==> flow/design.v <==
module ula(clock,rst,a,b,r,op,sb,sa,enable,sinA, sinB);
	input [7:0]a;
	input [7:0]b;
	input op;
	input clock;
	input rst;
	output reg [8:0]r;
	output sa, sb;
	input sinA;
	input sinB;
	reg saa;
	reg sbb;
	reg sinal;
	input enable;
	reg [6:0]aa;
	reg [6:0]bb;
	reg [7:0]rr;
	reg [7:0]rr_n;
	reg sinal_n;
	always @(*) begin
		saa = sinA;
		sbb = sinB;
		aa = a[6:0];
		bb = b[6:0];
		rr_n = rr;
		sinal_n = sinal;
		case(op)
			0: begin
				if(saa == 0 && sbb == 0)begin
					rr_n = aa + bb;
					sinal_n = 0;
				end
				if(saa == 1 && sbb == 0)begin
					if(aa > bb)begin
						rr_n = aa - bb;
						sinal_n = saa;
					end
					else begin
						rr_n = bb - aa;
						sinal_n = sbb;
					end
				end
				if(saa == 0 && sbb == 1)begin
					if(aa > bb)begin
						rr_n = aa - bb;
						sinal_n = saa;
					end
					else begin
						rr_n = bb - aa;
						sinal_n = sbb;
					end
				end
				if(saa == 1 && sbb == 1)begin
					rr_n = aa + bb;
					sinal_n = 1;
				end
			end	
			1: begin
			sbb = ~sbb;
			if(saa == 0 && sbb == 0)begin
					rr_n = aa + bb;
					sinal_n = 0;
				end
				if(saa == 1 && sbb == 0)begin
					if(aa > bb)begin
						rr_n = aa - bb;
						sinal_n = saa;
					end
					else begin
						rr_n = bb - aa;
						sinal_n = sbb;
					end
				end
				if(saa == 0 && sbb == 1)begin
					if(aa > bb)begin
						rr_n = aa - bb;
						sinal_n = saa;
					end
					else begin
						rr_n = bb - aa;
						sinal_n = sbb;
					end
				end
				if(saa == 1 && sbb == 1)begin
					rr_n = aa + bb;
					sinal_n = 1;
				end
			end	
		endcase
	end
	always @(posedge clock) begin
		if (rst) begin
			rr <= 0;
			sinal <= 0;
		end
		else begin
			rr <= rr_n;
			sinal <= sinal_n;
		end
	end
	always @(posedge clock) begin
		if (rst) begin
			r <= 0;
		end
		else if (rr==0) begin
			r[8] <= 1;
			r[7:0] <= rr;
		end
		else begin
			r[8] <= ~sinal;
			r[7:0] <= rr;
		end
	end
	assign sa = saa;
	assign sb = sbb;
endmodule
module bcdout(saida,saida1,saida2,in,enable);
	input [8:0] in;
	output reg [6:0]saida;
	output reg [6:0]saida1;
	output reg [6:0]saida2;
	input enable;
	reg sinal;
	reg [7:0]uni;
	reg [7:0]dez;
	reg [7:0]dezz;
	reg [7:0]cen;
	reg [6:0] su, sd, sc;
	reg [7:0] aux;
	always @(*) begin
		sinal = 0;
		aux = 0;
		uni = 0;
		dezz = 0;
		dez = 0;
		cen = 0;
		if (enable) begin
			sinal = in[8];
			aux[7:0] = in[7:0];
			uni = aux%10;
			dezz = aux%100;
			dez = dezz/10;
			cen = aux/100;
			case(uni)
				8'b00000000: 
					saida = 7'b0000001;
	            8'b00000001: 
					saida = 7'b1001111;
	            8'b00000010: 
					saida = 7'b0010010;
	            8'b00000011: 
					saida = 7'b0000110;
	            8'b00000100: 
					saida = 7'b1001100;
	            8'b00000101: 
					saida = 7'b0100100;
	            8'b00000110: 
					saida = 7'b0100000;
	            8'b00000111: 
					saida = 7'b0001111;
	            8'b00001000: 
					saida = 7'b0000000;
	            8'b00001001: 
					saida = 7'b0000100;
				default:
					saida = 7'b1111110;
        endcase
        		case(dez)
				8'b00000000: 
					saida1 = 7'b0000001;
	            8'b00000001: 
					saida1 = 7'b1001111;
	            8'b00000010: 
					saida1 = 7'b0010010;
	            8'b00000011: 
					saida1 = 7'b0000110;
	            8'b00000100: 
					saida1 = 7'b1001100;
	            8'b00000101: 
					saida1 = 7'b0100100;
	            8'b00000110: 
					saida1 = 7'b0100000;
	            8'b00000111: 
					saida1 = 7'b0001111;
	            8'b00001000: 
					saida1 = 7'b0000000;
	            8'b00001001: 
					saida1 = 7'b0000100;
				default:
					saida1 = 7'b1111110;
        endcase
        case(cen)
				8'b00000000: 
					saida2 = 7'b0000001;
	            8'b00000001: 
					saida2 = 7'b1001111;
				8'b00000010: 
					saida2 = 7'b0010010;
				default:
					saida2 = 7'b1111110;
        endcase
		end
		else begin
				saida = 7'b1111111;
				saida1 = 7'b1111111;
				saida2 = 7'b1111111;
			end	
	end
endmodule
module Remoto(clk,rst,entrada,comando,su,sd,suB,sdB,saida_1,saida1_1,saida2_1,soma_result_1,sinal_A,sinal_B);
parameter inicia            = 2'b00;   
parameter inicia_1          = 2'b01;    
parameter leitura           = 2'b10; 
parameter zera_B    = 3'b010;
parameter zera_tudo = 3'b011;
parameter soma      = 3'b100;
parameter sub       = 3'b101;
parameter muda_sinal= 3'b110;
parameter  DESLIGADO = 0;
parameter  ESPERA = 1;
parameter limite_um      =  4095; 
parameter lid_zero      =  3594;  
parameter  RECEBE_A_DEZ = 2;
parameter  RECEBE_A_UNI = 3;
parameter  MUDA_SINAL_A = 4;
parameter  RECEBE_A_DEZ_B = 5;
parameter  RECEBE_A_UNI_B = 6;
parameter  MUDA_SINAL_B = 7;
parameter  ZERA_TUDO = 8;	
parameter lid_um  			=  3281;  
parameter tempo_zero      =  648;
parameter tempo_bit  =  312;
input         clk;      
input         rst;
input         entrada;    
output reg [7:0] comando;
output reg[6:0] su;
output reg[6:0] sd;
output reg[6:0] suB;
output reg[6:0] sdB; 
wire [8:0] soma_result;
output reg [8:0] soma_result_1;
reg [4:0] estado_m;
reg [7:0] vetorA;
reg [7:0] vetorA_aux;
reg [7:0] vetorA_2;
reg [7:0] vetorA_1;
reg [7:0] vetorB;
reg [7:0] vetorB_aux;
reg [7:0] vetorB_1;
reg [7:0] vetorB_2;
reg on;
output reg sinal_A;
output reg sinal_B;
reg    [11:0] contado_inicial;            
reg           contado_inicial_flag;      
reg [26:0]delay;
reg [2:0]op;
wire [6:0] saida;
wire [6:0] saida1;
wire [6:0] saida2;
output [6:0] saida_1;
output [6:0] saida1_1;
output [6:0] saida2_1;
reg    [11:0] contador_inicial;           
reg           contador_inicial_flag;    
reg    [11:0] contagem;           
reg           contagem_flag;     
reg     [5:0] bitcount;              
reg     [1:0] estado;             
reg    [31:0] dados_control;        
reg nova_mensagem;
reg    [8:0] sr;
reg   [26:0] dl;        
assign saida_1 = saida;
assign saida1_1 = saida1;
assign saida2_1 = saida2;
ula G1(.clock(clk),.rst(rst),.a(vetorA),.b(vetorB),.r(soma_result),.op(op), .enable(on), .sinA(sinal_A),.sinB(sinal_B));
bcdout G2(.saida(saida),.saida1(saida1),.saida2(saida2),.in(soma_result_1),.enable(on));
always @(posedge clk )
if (rst)
			 contado_inicial <= 0;
else if ((estado == inicia) && !entrada)
			 contado_inicial <= contado_inicial + 1'b1;
		else                           
			 contado_inicial <= 0;	              		 	
always @(posedge clk)	
if (rst)
			 contador_inicial <= 0;
else if ((estado == inicia_1) && entrada)
			 contador_inicial <= contador_inicial + 1'b1;
		else  
			 contador_inicial <= 0;	            		 	
always @(posedge clk )
if (rst)
			 contagem <= 0;
else if ((estado == leitura) && entrada)
			 contagem <= contagem + 1'b1;
		else
			 contagem <= 1'b0;        
always @(posedge clk)
if (rst)
	     bitcount <= 6'b0;
else if (estado == leitura)
		begin
			if (contagem == tempo_bit)
					bitcount <= bitcount + 1'b1; 
		end   
	  else
	     bitcount <= 6'b0;
always @(posedge clk) 
		if (rst)
			estado <= inicia;
		else
			case (estado)
 			    inicia  : if (contado_inicial > lid_zero)  
			  	              estado <= inicia_1; 
			    inicia_1: if (contador_inicial > lid_um)
			  	              estado <= leitura;
			    leitura : if ((contagem >= limite_um) || (bitcount >= 33))
			  					      estado <= inicia;
	        default  : estado <= inicia; 
			 endcase
always @(posedge clk)
	  if (rst)
			 dados_control <= 0;
	  else if (estado == leitura)
		begin
			 if (contagem >= tempo_zero) 
			    dados_control[bitcount-1'b1] <= 1'b1;  
		end
		else
			 dados_control <= 0;
always @(posedge clk)
	  if (rst) begin
			comando <= 0;
			nova_mensagem <= 1'b0;
	  end
	  else if (bitcount == 32) begin
			 if (dados_control[31:24] == ~dados_control[23:16])
			 begin		
				comando[7:0] <= dados_control[23:16]; 
			 	nova_mensagem <= 1'b1;
			 end
			 else
				  nova_mensagem <= 1'b0 ;
		end
		else begin
			nova_mensagem <= 1'b0 ;
		end
always @(posedge clk) begin
	sr = soma_result_1;
	dl = delay;
	if (rst) begin
		estado_m <= DESLIGADO;
		on <= 0;
		op <= 1;
		vetorA <= 8'b11111111;
		vetorB <= 8'b11111111;
		sinal_A <= 0;
		sinal_B <= 0;
		soma_result_1 <= 0;
		delay <= 0;
	end
	else begin
	if(sr==0)begin
		sr=9'b000000000;
	end
	else if(!on && sr[8]==0) begin
		sr[8]=1'b1;
	end
	case(estado_m)
		DESLIGADO: begin
				if(comando == 8'b00010010 && nova_mensagem)begin
					estado_m <= ESPERA;
					on <= 1;
					vetorA<=0;
					vetorB<=0;
					op<=0;
					if(soma_result==0)begin
						sr=9'b000000000;
					end
				end
			end
		ESPERA:begin
				if(comando == 8'b00010010 && nova_mensagem)begin 
					vetorA<=8'b11111111;
					vetorB<=8'b11111111;
					sr = 9'b100000000;
					estado_m <= DESLIGADO;
					on<=0;
				end
				else if(comando == 8'b00001111)begin  
					estado_m <=  RECEBE_A_DEZ;
					vetorA<=0;
					sinal_A<=0;
					sr = 9'b100000000;
				end
				else if(comando == 8'b00010000)begin  
					estado_m <=  ZERA_TUDO;
					vetorA<=0;
					vetorB<=0;
					sinal_A<=0;
					sinal_B<=0;
					sr = 9'b100000000;
				end
				else if(comando == 8'b00010011)begin 
					estado_m <= RECEBE_A_DEZ_B;
					vetorB<=0;
					sinal_B<=0;
					sr = 9'b100000000;
				end
				else if(comando == 8'b00011010)begin 
					op<=0;
					if(soma_result==0)begin
						sr=9'b000000000;
					end
					else begin
						sr = soma_result;
					end
				end
				else if(comando == 8'b00011110)begin 
					op<=1;
					if(soma_result==0)begin
						sr=9'b000000000;
					end
					else begin
					sr = soma_result;
					end
				end
			end
		ZERA_TUDO:begin
				estado_m <= RECEBE_A_DEZ;
				sr = 9'b100000000;
		end
		RECEBE_A_DEZ_B:begin
				if(comando >= 0 && comando < 10)begin
					vetorB <=comando;
					sinal_B <=0;
					estado_m <= RECEBE_A_UNI_B;
					dl = 0;
				end
			end	
		RECEBE_A_DEZ:begin
				if(comando >= 0 && comando < 10)begin
					vetorA <= comando;
					sinal_A <=0;
					estado_m <= RECEBE_A_UNI;
					dl = 0;
				end
			end	
		RECEBE_A_UNI:begin
			dl = dl + 1'b1;
				if((dl > 78125 && (comando >= 0 && comando < 10)) && nova_mensagem)begin
					vetorA<=vetorA * 10 + comando;
					estado_m <= MUDA_SINAL_A;
					dl = 0;
				end
				else if((dl > 78125 && comando > 9) && nova_mensagem)begin
					estado_m <= MUDA_SINAL_A;
					dl = 0;
				end
			end
		RECEBE_A_UNI_B:begin
			dl = dl + 1'b1;
				if((dl > 78125 && (comando >= 0 && comando < 10)) && nova_mensagem)begin
					vetorB<=vetorB * 10 + comando;
					estado_m <= MUDA_SINAL_B;
					dl = 0;
				end
				else if((dl > 78125 && comando > 9) && nova_mensagem)begin
					estado_m <= MUDA_SINAL_B;
					dl = 0;
				end
			end
		MUDA_SINAL_A:begin
			if(comando == 8'b00001100)begin
				sinal_A<=~sinal_A;
				estado_m <=ESPERA;
			end
			else if(comando > 9 && comando != 8'b00001100)begin
				estado_m <=ESPERA;
			end
		end
		MUDA_SINAL_B:begin
			if(comando == 8'b00001100 )begin
				sinal_B<=~sinal_B;
				estado_m <=ESPERA;
			end
			else if(comando > 9 && comando != 8'b00001100)begin
				estado_m <=ESPERA;
			end
		end
	endcase	
	soma_result_1 <= sr;
	delay <= dl;
	end
end
always @(*) begin
		vetorA_1 = 0;
		vetorA_2 = 0;
		su = 7'b1111111;
		sd = 7'b1111111;
		if(vetorA > 200) begin
			su = 7'b1111111;
			sd = 7'b1111111;
		end
		else begin
			vetorA_1 = vetorA%10;
			vetorA_2 = vetorA/10;
			case(vetorA_1)
				0: 
					su = 7'b0000001;
	            1: 
					su = 7'b1001111;
	            2: 
					su = 7'b0010010;
	            3: 
					su = 7'b0000110;
	            4: 
					su = 7'b1001100;
	            5: 
					su = 7'b0100100;
	            6: 
					su = 7'b0100000;
	            7: 
					su = 7'b0001111;
	            8: 
					su = 7'b0000000;
	            9: 
					su = 7'b0000100;
        endcase
	        case(vetorA_2)
		        	0: 
		        		sd = 7'b0000001;
			        1: 
			        	sd = 7'b1001111;
			        2: 
			        	sd = 7'b0010010;
			        3: 
			        	sd = 7'b0000110;
			        4: 
			        	sd = 7'b1001100;
			        5: 
			        	sd = 7'b0100100;
			        6: 
			        	sd = 7'b0100000;
			        7: 
			        	sd = 7'b0001111;
			        8: 
			        	sd = 7'b0000000;
			        9: 
			        	sd = 7'b0000100;
			endcase
		end	
	end
	always @(*) begin
		vetorB_1 = 0;
		vetorB_2 = 0;
		suB = 7'b1111111;
		sdB = 7'b1111111;
		if(vetorB > 200) begin
			suB = 7'b1111111;
			sdB = 7'b1111111;
		end
		else begin
			vetorB_1 = vetorB%10;
			vetorB_2 = vetorB/10;
			case(vetorB_1)
					0: 
						suB = 7'b0000001;
		            1: 
						suB = 7'b1001111;
		            2: 
						suB = 7'b0010010;
		            3: 
						suB = 7'b0000110;
		            4: 
						suB = 7'b1001100;
		            5: 
						suB = 7'b0100100;
		            6: 
						suB = 7'b0100000;
		            7: 
						suB = 7'b0001111;
		            8: 
						suB = 7'b0000000;
		            9: 
						suB = 7'b0000100;
	        endcase
	        case(vetorB_2)
		        	0: 
		        		sdB = 7'b0000001;
			        1: 
			        	sdB = 7'b1001111;
			        2: 
			        	sdB = 7'b0010010;
			        3: 
			        	sdB = 7'b0000110;
			        4: 
			        	sdB = 7'b1001100;
			        5: 
			        	sdB = 7'b0100100;
			        6: 
			        	sdB = 7'b0100000;
			        7: 
			        	sdB = 7'b0001111;
			        8: 
			        	sdB = 7'b0000000;
			        9: 
			        	sdB = 7'b0000100;
			endcase
		end
	end	
endmodule
# From RTL to reports: Remoto
# What the tools print for Remoto, step after step.
# Line numbers count from 1 in the design file above.
# Cell names lack the library's common part.
inputs:
  top: "Remoto"
  clk_port: "clk"
  lib: "sky130hd"
  corner: "tt_025C_1v80"

# Word level
# Source: Yosys, flattened and elaborated, memories not mapped. Widths are those after wreduce. Registers that Yosys merges into a memory's read port (data or address) are not register bits. Print and check cells do not count.
# Memory sizes are those after Yosys's memory passes, which may raise the word count (mostly to a power of two), join words into wider ones and drop unused or constant bits.
word_totals:
  register_bits: 164
  romBits: 672
  memories: 6
  elab_cells: 291
op_classes:
  add_sub_neg: 12
  n_mul: 2
  n_div: 8
  compare: 12
  equal: 51
  n_shift: 1
  n_mux: 108
  logic: 14
  n_reduce_logical: 56
memory_table:
  columns: ["memory", "words", "word_bits", "rd", "write_ports", "line", "rtl"]
  rows:
  - ["(name not given)", 16, 7, 1, 0, 569, "case(vetorB_1)"]
  - ["(name not given)", 16, 7, 1, 0, 591, "case(vetorB_2)"]
  - ["(name not given)", 16, 7, 1, 0, 511, "case(vetorA_1)"]
  - ["(name not given)", 16, 7, 1, 0, 533, "case(vetorA_2)"]
  - ["(name not given)", 16, 7, 1, 0, 144, "case(uni)"]
  - ["(name not given)", 16, 7, 1, 0, 168, "case(dez)"]
op_table:
  columns: ["op", "count"]
  rows:
  - ["divider 8 x 4 -> 32 bit (second input constant)", 3]
  - ["remainder unit 8 x 4 -> 32 bit (second input constant)", 3]
  - ["divider 8 x 7 -> 32 bit (second input constant)", 1]
  - ["remainder unit 8 x 7 -> 32 bit (second input constant)", 1]
  - ["two-way mux 8 bit", 21]
  - ["two-way mux 7 bit", 13]
  - ["two-way mux 27 bit", 3]
  - ["two-way mux 9 bit", 9]
  - ["two-way mux 5 bit", 13]
  - ["case mux 8 bit (select 4 bit)", 2]
  - ["case mux 27 bit (select 2 bit)", 1]
  - ["multiplier 8 x 3 -> 7 bit (second input constant)", 2]
  - ["equality test 8 x 5 -> 1 bit (second input constant)", 5]
  - ["case mux 5 bit (select 8 bit)", 1]
  - ["adder 12 x 1 -> 12 bit (second input constant)", 3]
  - ["two-way mux 1 bit", 33]
  - ["variable shift 1 x 7 -> 32 bit (first input constant)", 1]
  - ["AND 32 bit", 1]
  - ["OR 32 bit", 1]
  - ["NOT 32 bit", 1]
  - ["!= test 2 bit (second input constant)", 15]
  - ["adder 27 x 1 -> 27 bit (second input constant)", 1]
  - ["greater-than comparator 27 x 17 -> 1 bit (second input constant)", 1]
  - ["case mux 9 bit (select 3 bit)", 1]
  - ["greater-than comparator 12 bit (second input constant)", 2]
  - ["zero test 4 bit", 6]
  - ["case mux 7 bit (select 3 bit)", 1]
  - ["equality test 5 x 3 -> 1 bit (second input constant)", 4]
# Not listed: further kinds 57, cells in them 115.

# Longest topological paths
# Depth = most cells in a row (Yosys ltp): at word level without a register or memory, in the mapped netlist without a sequential cell, where the memories' decode and read muxes count.
depth:
  depth_word: 11
  ABC_AREA: 1
  depth_mapped: 43
  depth_no_buf: 43

# Mapped cells and area
# The flow's flattened synthesis, as Yosys stat reports it; memories are mapped. The netlist is that of the ABC_AREA named above (0 if unset); the other value can give another one.
synth_totals:
  mapped_cells: 2169
  area_um2: 13800.7
  ff_cells: 153
  buffers: 36
types:
  columns: ["cell_type", "count", "area_total_um2"]
  rows:
  - ["dfxtp_1", 153, 3.06E+03]
  - ["nand2_1", 505, 1.9E+03]
  - ["ha_1", 120, 1501.44]
  - ["inv_1", 296, 1.11E+03]
  - ["nor2_1", 232, 870.835]
  - ["nand3_1", 145, 725.696]
  - ["a21oi_1", 124, 620.595]
  - ["o21ai_0", 107, 535.514]
  - ["xor2_1", 47, 411.645]
  - ["nand4_1", 41, 256.496]
  - ["nor3_1", 49, 245.235]
  - ["nand2_2", 33, 206.448]
  - ["inv_2", 39, 146.39]
  - ["nand2_4", 13, 146.39]
  - ["fa_1", 7, 140.134]
  - ["nor2_2", 19, 118.864]
  - ["a221oi_1", 13, 113.859]
  - ["xnor2_1", 13, 113.859]
# Not listed: further types 50, cells in them 213.

# Worst setup path after synthesis
# Source: OpenSTA report_checks on the synthesized netlist (no wires, ideal clock, input and output delay 20% of the period each), path of least setup slack; recovery checks are left aside. Register names are those of the netlist, which keeps one name where synthesis merged equal registers.
synth_path:
  path_type: "register to output"
  startpoint: "register soma_result_1[5]"
  endpoint: "output saida1_1[4]"
  tclk_ps: 14000
  launch_ps: 0
  t_arrival_ps: 4761
  path_slack_ps: 6439
  delay_ps: 4761
  path_stages: 38
  synth_period_reached_ps: 7561
# "delay_ps" = arrival - input delay + setup time.
# At an output port there is no setup time.
# "path_stages" counts driving pins, that of a launching flip-flop among them; a cell with two outputs on the path counts twice.
# "synth_period_reached_ps" is the clock period less the worst setup slack; recovery checks do not enter. This is arithmetic on one report: input and output delays are still those of the set period (20% each).
# Between the ends stands the longest chain of elaborated cells between them, by number of cells; it is not shown to be the way that was timed. Of several equally long chains one is given.
# Each line given opens the expression or statement behind the cell; cells for indexed reads and writes are added by Yosys, which also makes memories of some case tables.
# The chain passes a memory read, where the word-level depth is cut; so it can be longer than that depth.
synth_via:
  path_cell_list: "dfxtp_1 > inv_2 > ha_1 > nand2_1 > nand3_1 > ha_1 > inv_1 > nand2_1 > nand2_1 > nand2_1 > o21ai_1 > nand2_1 > nand2_1 > inv_2 > ha_1 > nor2_1 > inv_1 > ha_1 > [2 not listed] > nor2_8 > nand2_4 > nand2_1 > nand3_2 > nand2_4 > nand3_4 > nand2_1 > nand3_2 > nand2_2 > nand3_4 > nand2_1 > nand4_1 > nor2_1 > nand2_1 > inv_1 > ha_1 > inv_1 > o31ai_1"
  elab_chain_len: 5
  cone_cells: 6
synth_lines:
  columns: ["element", "line", "rtl"]
  rows:
  - ["start: declaration", 242, "output reg [8:0] soma_result_1;"]
  - ["start: assignment", 362, "soma_result_1 <= 0;"]
  - ["start: assignment", 495, "soma_result_1 <= sr;"]
  - ["remainder unit 8 x 7 -> 32 bit", 141, "dezz = aux%100;"]
  - ["divider 8 x 4 -> 32 bit", 142, "dez = dezz/10;"]
  - ["memory read (16 x 7 bit)", 168, "case(dez)"]
  - ["two-way mux 7 bit", 168, null]
  - ["two-way mux 7 bit", 137, "if (enable) begin"]
  - ["end: declaration", 263, "output [6:0] saida1_1;"]

# Worst path after layout
# From the final timing report of flow run 2: the path of least setup slack in the routed layout; clock arrival at registers is part of the times.
# The path's times are printed in steps of 10 ps; the period is the one set.
layout_path:
  path_type: "register to output"
  startpoint: "register soma_result_1[5]"
  endpoint: "output saida1_1[2]"
  tclk_ps: 15100
  launch_ps: 430
  t_arrival_ps: 6200
  path_slack_ps: 5880
  path_stages: 40
# Between the ends stands the longest chain of elaborated cells between them, by number of cells; it is not shown to be the way that was timed. Of several equally long chains one is given.
# The chain passes a memory read, where the word-level depth is cut; so it can be longer than that depth.
layout_via:
  path_cell_list: "dfxtp_1 > inv_2 > ha_1 > nand2_1 > nand3_1 > ha_1 > inv_1 > nand2_1 > nand2_1 > nand2_1 > o21ai_1 > nand2_1 > nand2_1 > inv_2 > ha_1 > nor2_1 > inv_1 > ha_1 > [4 not listed] > nand2_1 > nand2_1 > nor2_2 > nand3_4 > nand2_1 > nand3_2 > nand2_2 > nand3_4 > nand2_1 > nand4_1 > nor2_1 > nand2_1 > inv_1 > ha_1 > inv_1 > o31ai_1 > nand3_1 > clkdlybuf4s50_1"
  elab_chain_len: 5
  cone_cells: 6
layout_lines:
  columns: ["element", "line", "rtl"]
  rows:
  - ["start: declaration", 242, "output reg [8:0] soma_result_1;"]
  - ["start: assignment", 362, "soma_result_1 <= 0;"]
  - ["start: assignment", 495, "soma_result_1 <= sr;"]
  - ["remainder unit 8 x 7 -> 32 bit", 141, "dezz = aux%100;"]
  - ["divider 8 x 4 -> 32 bit", 142, "dez = dezz/10;"]
  - ["memory read (16 x 7 bit)", 168, "case(dez)"]
  - ["two-way mux 7 bit", 168, null]
  - ["two-way mux 7 bit", 137, "if (enable) begin"]
  - ["end: declaration", 263, "output [6:0] saida1_1;"]

# Flow measurements of Remoto on sky130hd: 6 stored runs with different settings, listed in no order. Input and output delays are each 20% of the period that was set; the output load is 0.01 pF.
# By "achieved_period_ps" is meant the clock period of the run minus its worst setup slack. This is arithmetic on one report: input and output delays are still those of the set period (20% each).
# "worst_path_allowed_less_slack_ps" means the part of the period allowed to the worst setup path (the constraints hold back 20% at inputs and 20% at outputs) less its slack; where the path has registers, the arrival times of their clocks count too.
# "power_total_uw" rests on the timing tool's default activity at the inputs, not on a simulated workload.
# "worst_path_allowed_less_slack_ps" is known to 10 ps.
runs:
  - name: "flow run 1"
    settings:
      ABC_AREA: 1
      CAP_MARGIN: 20
      CELL_PAD_IN_SITES_GLOBAL_PLACEMENT: 3
      CORE_ASPECT_RATIO: 0.6
      CORE_MARGIN: 3
      CORE_UTILIZATION: 71
      CTS_CLUSTER_DIAMETER: 346
      CTS_CLUSTER_SIZE: 59
      GPL_ROUTABILITY_DRIVEN: 1
      GPL_TIMING_DRIVEN: 0
      MAX_ROUTING_LAYER: "met5"
      MIN_ROUTING_LAYER: "met2"
      PLACE_DENSITY: 0.78
      SETUP_SLACK_MARGIN: 0.15
      period_ns: 10.4
      SLEW_MARGIN: 20
    outcome: "did not finish, placement stopped with GPL-0301"
  - name: "flow run 2"
    settings:
      ABC_AREA: 1
      CORE_MARGIN: 9
      CORE_UTILIZATION: 59
      GPL_ROUTABILITY_DRIVEN: 1
      MAX_ROUTING_LAYER: "met5"
      PLACE_DENSITY_LB_ADDON: 0.19
      period_ns: 15.1
      CAP_MARGIN: 20
      SLEW_MARGIN: 20
    results:
      ys_area_um2: 13800.7
      dieArea_um2: 29220.5
      finalCellArea_um2: 15331.0
      post_route_util_frac: 0.671
      final_setup_ws_ps: 5875
      power_total_uw: 841.6
      achieved_period_ps: 9225
      worst_path_allowed_less_slack_ps: 6200
      worst_path_kind: "register to output"
  - name: "flow run 3"
    settings:
      ABC_AREA: 1
      CAP_MARGIN: 30
      CELL_PAD_IN_SITES_DETAIL_PLACEMENT: 1
      CELL_PAD_IN_SITES_GLOBAL_PLACEMENT: 0
      CORE_ASPECT_RATIO: 1.42
      CORE_UTILIZATION: 68
      CTS_CLUSTER_DIAMETER: 96
      CTS_CLUSTER_SIZE: 75
      MIN_ROUTING_LAYER: "met2"
      PLACE_DENSITY_LB_ADDON: 0.04
      SETUP_SLACK_MARGIN: 3.46
      TNS_END_PERCENT: 50
      period_ns: 16.2
      CORE_MARGIN: 2
      SLEW_MARGIN: 20
    outcome: "did not finish, placement stopped with DPL-0033"
  - name: "flow run 4"
    settings:
      ABC_AREA: 1
      CAP_MARGIN: 20
      CELL_PAD_IN_SITES_GLOBAL_PLACEMENT: 3
      CORE_ASPECT_RATIO: 0.6
      CORE_MARGIN: 3
      CORE_UTILIZATION: 71
      CTS_CLUSTER_DIAMETER: 346
      CTS_CLUSTER_SIZE: 59
      GPL_ROUTABILITY_DRIVEN: 0
      GPL_TIMING_DRIVEN: 0
      MAX_ROUTING_LAYER: "met5"
      MIN_ROUTING_LAYER: "met1"
      PLACE_DENSITY: 0.89
      SETUP_SLACK_MARGIN: 0.15
      period_ns: 8.32
      SLEW_MARGIN: 20
    outcome: "did not finish, placement stopped with GPL-0301"
  - name: "flow run 5"
    settings:
      ABC_AREA: 1
      CAP_MARGIN: 20
      CELL_PAD_IN_SITES_GLOBAL_PLACEMENT: 3
      CORE_MARGIN: 3
      CORE_UTILIZATION: 71
      CTS_CLUSTER_DIAMETER: 346
      CTS_CLUSTER_SIZE: 59
      GPL_ROUTABILITY_DRIVEN: 1
      MAX_ROUTING_LAYER: "met5"
      PLACE_DENSITY: 0.78
      SETUP_SLACK_MARGIN: 2.83
      period_ns: 10.4
      SLEW_MARGIN: 20
    outcome: "did not finish, placement stopped with GPL-0301"
  - name: "flow run 6"
    settings:
      ABC_AREA: 1
      CAP_MARGIN: 20
      CELL_PAD_IN_SITES_GLOBAL_PLACEMENT: 3
      CORE_MARGIN: 3
      CORE_UTILIZATION: 71
      CTS_CLUSTER_DIAMETER: 346
      CTS_CLUSTER_SIZE: 59
      GPL_ROUTABILITY_DRIVEN: 1
      GPL_TIMING_DRIVEN: 0
      HOLD_SLACK_MARGIN: -0.08
      MAX_ROUTING_LAYER: "met5"
      PLACE_DENSITY: 0.78
      SETUP_SLACK_MARGIN: 0.15
      period_ns: 10.4
      SLEW_MARGIN: 20
    outcome: "did not finish, placement stopped with GPL-0301"
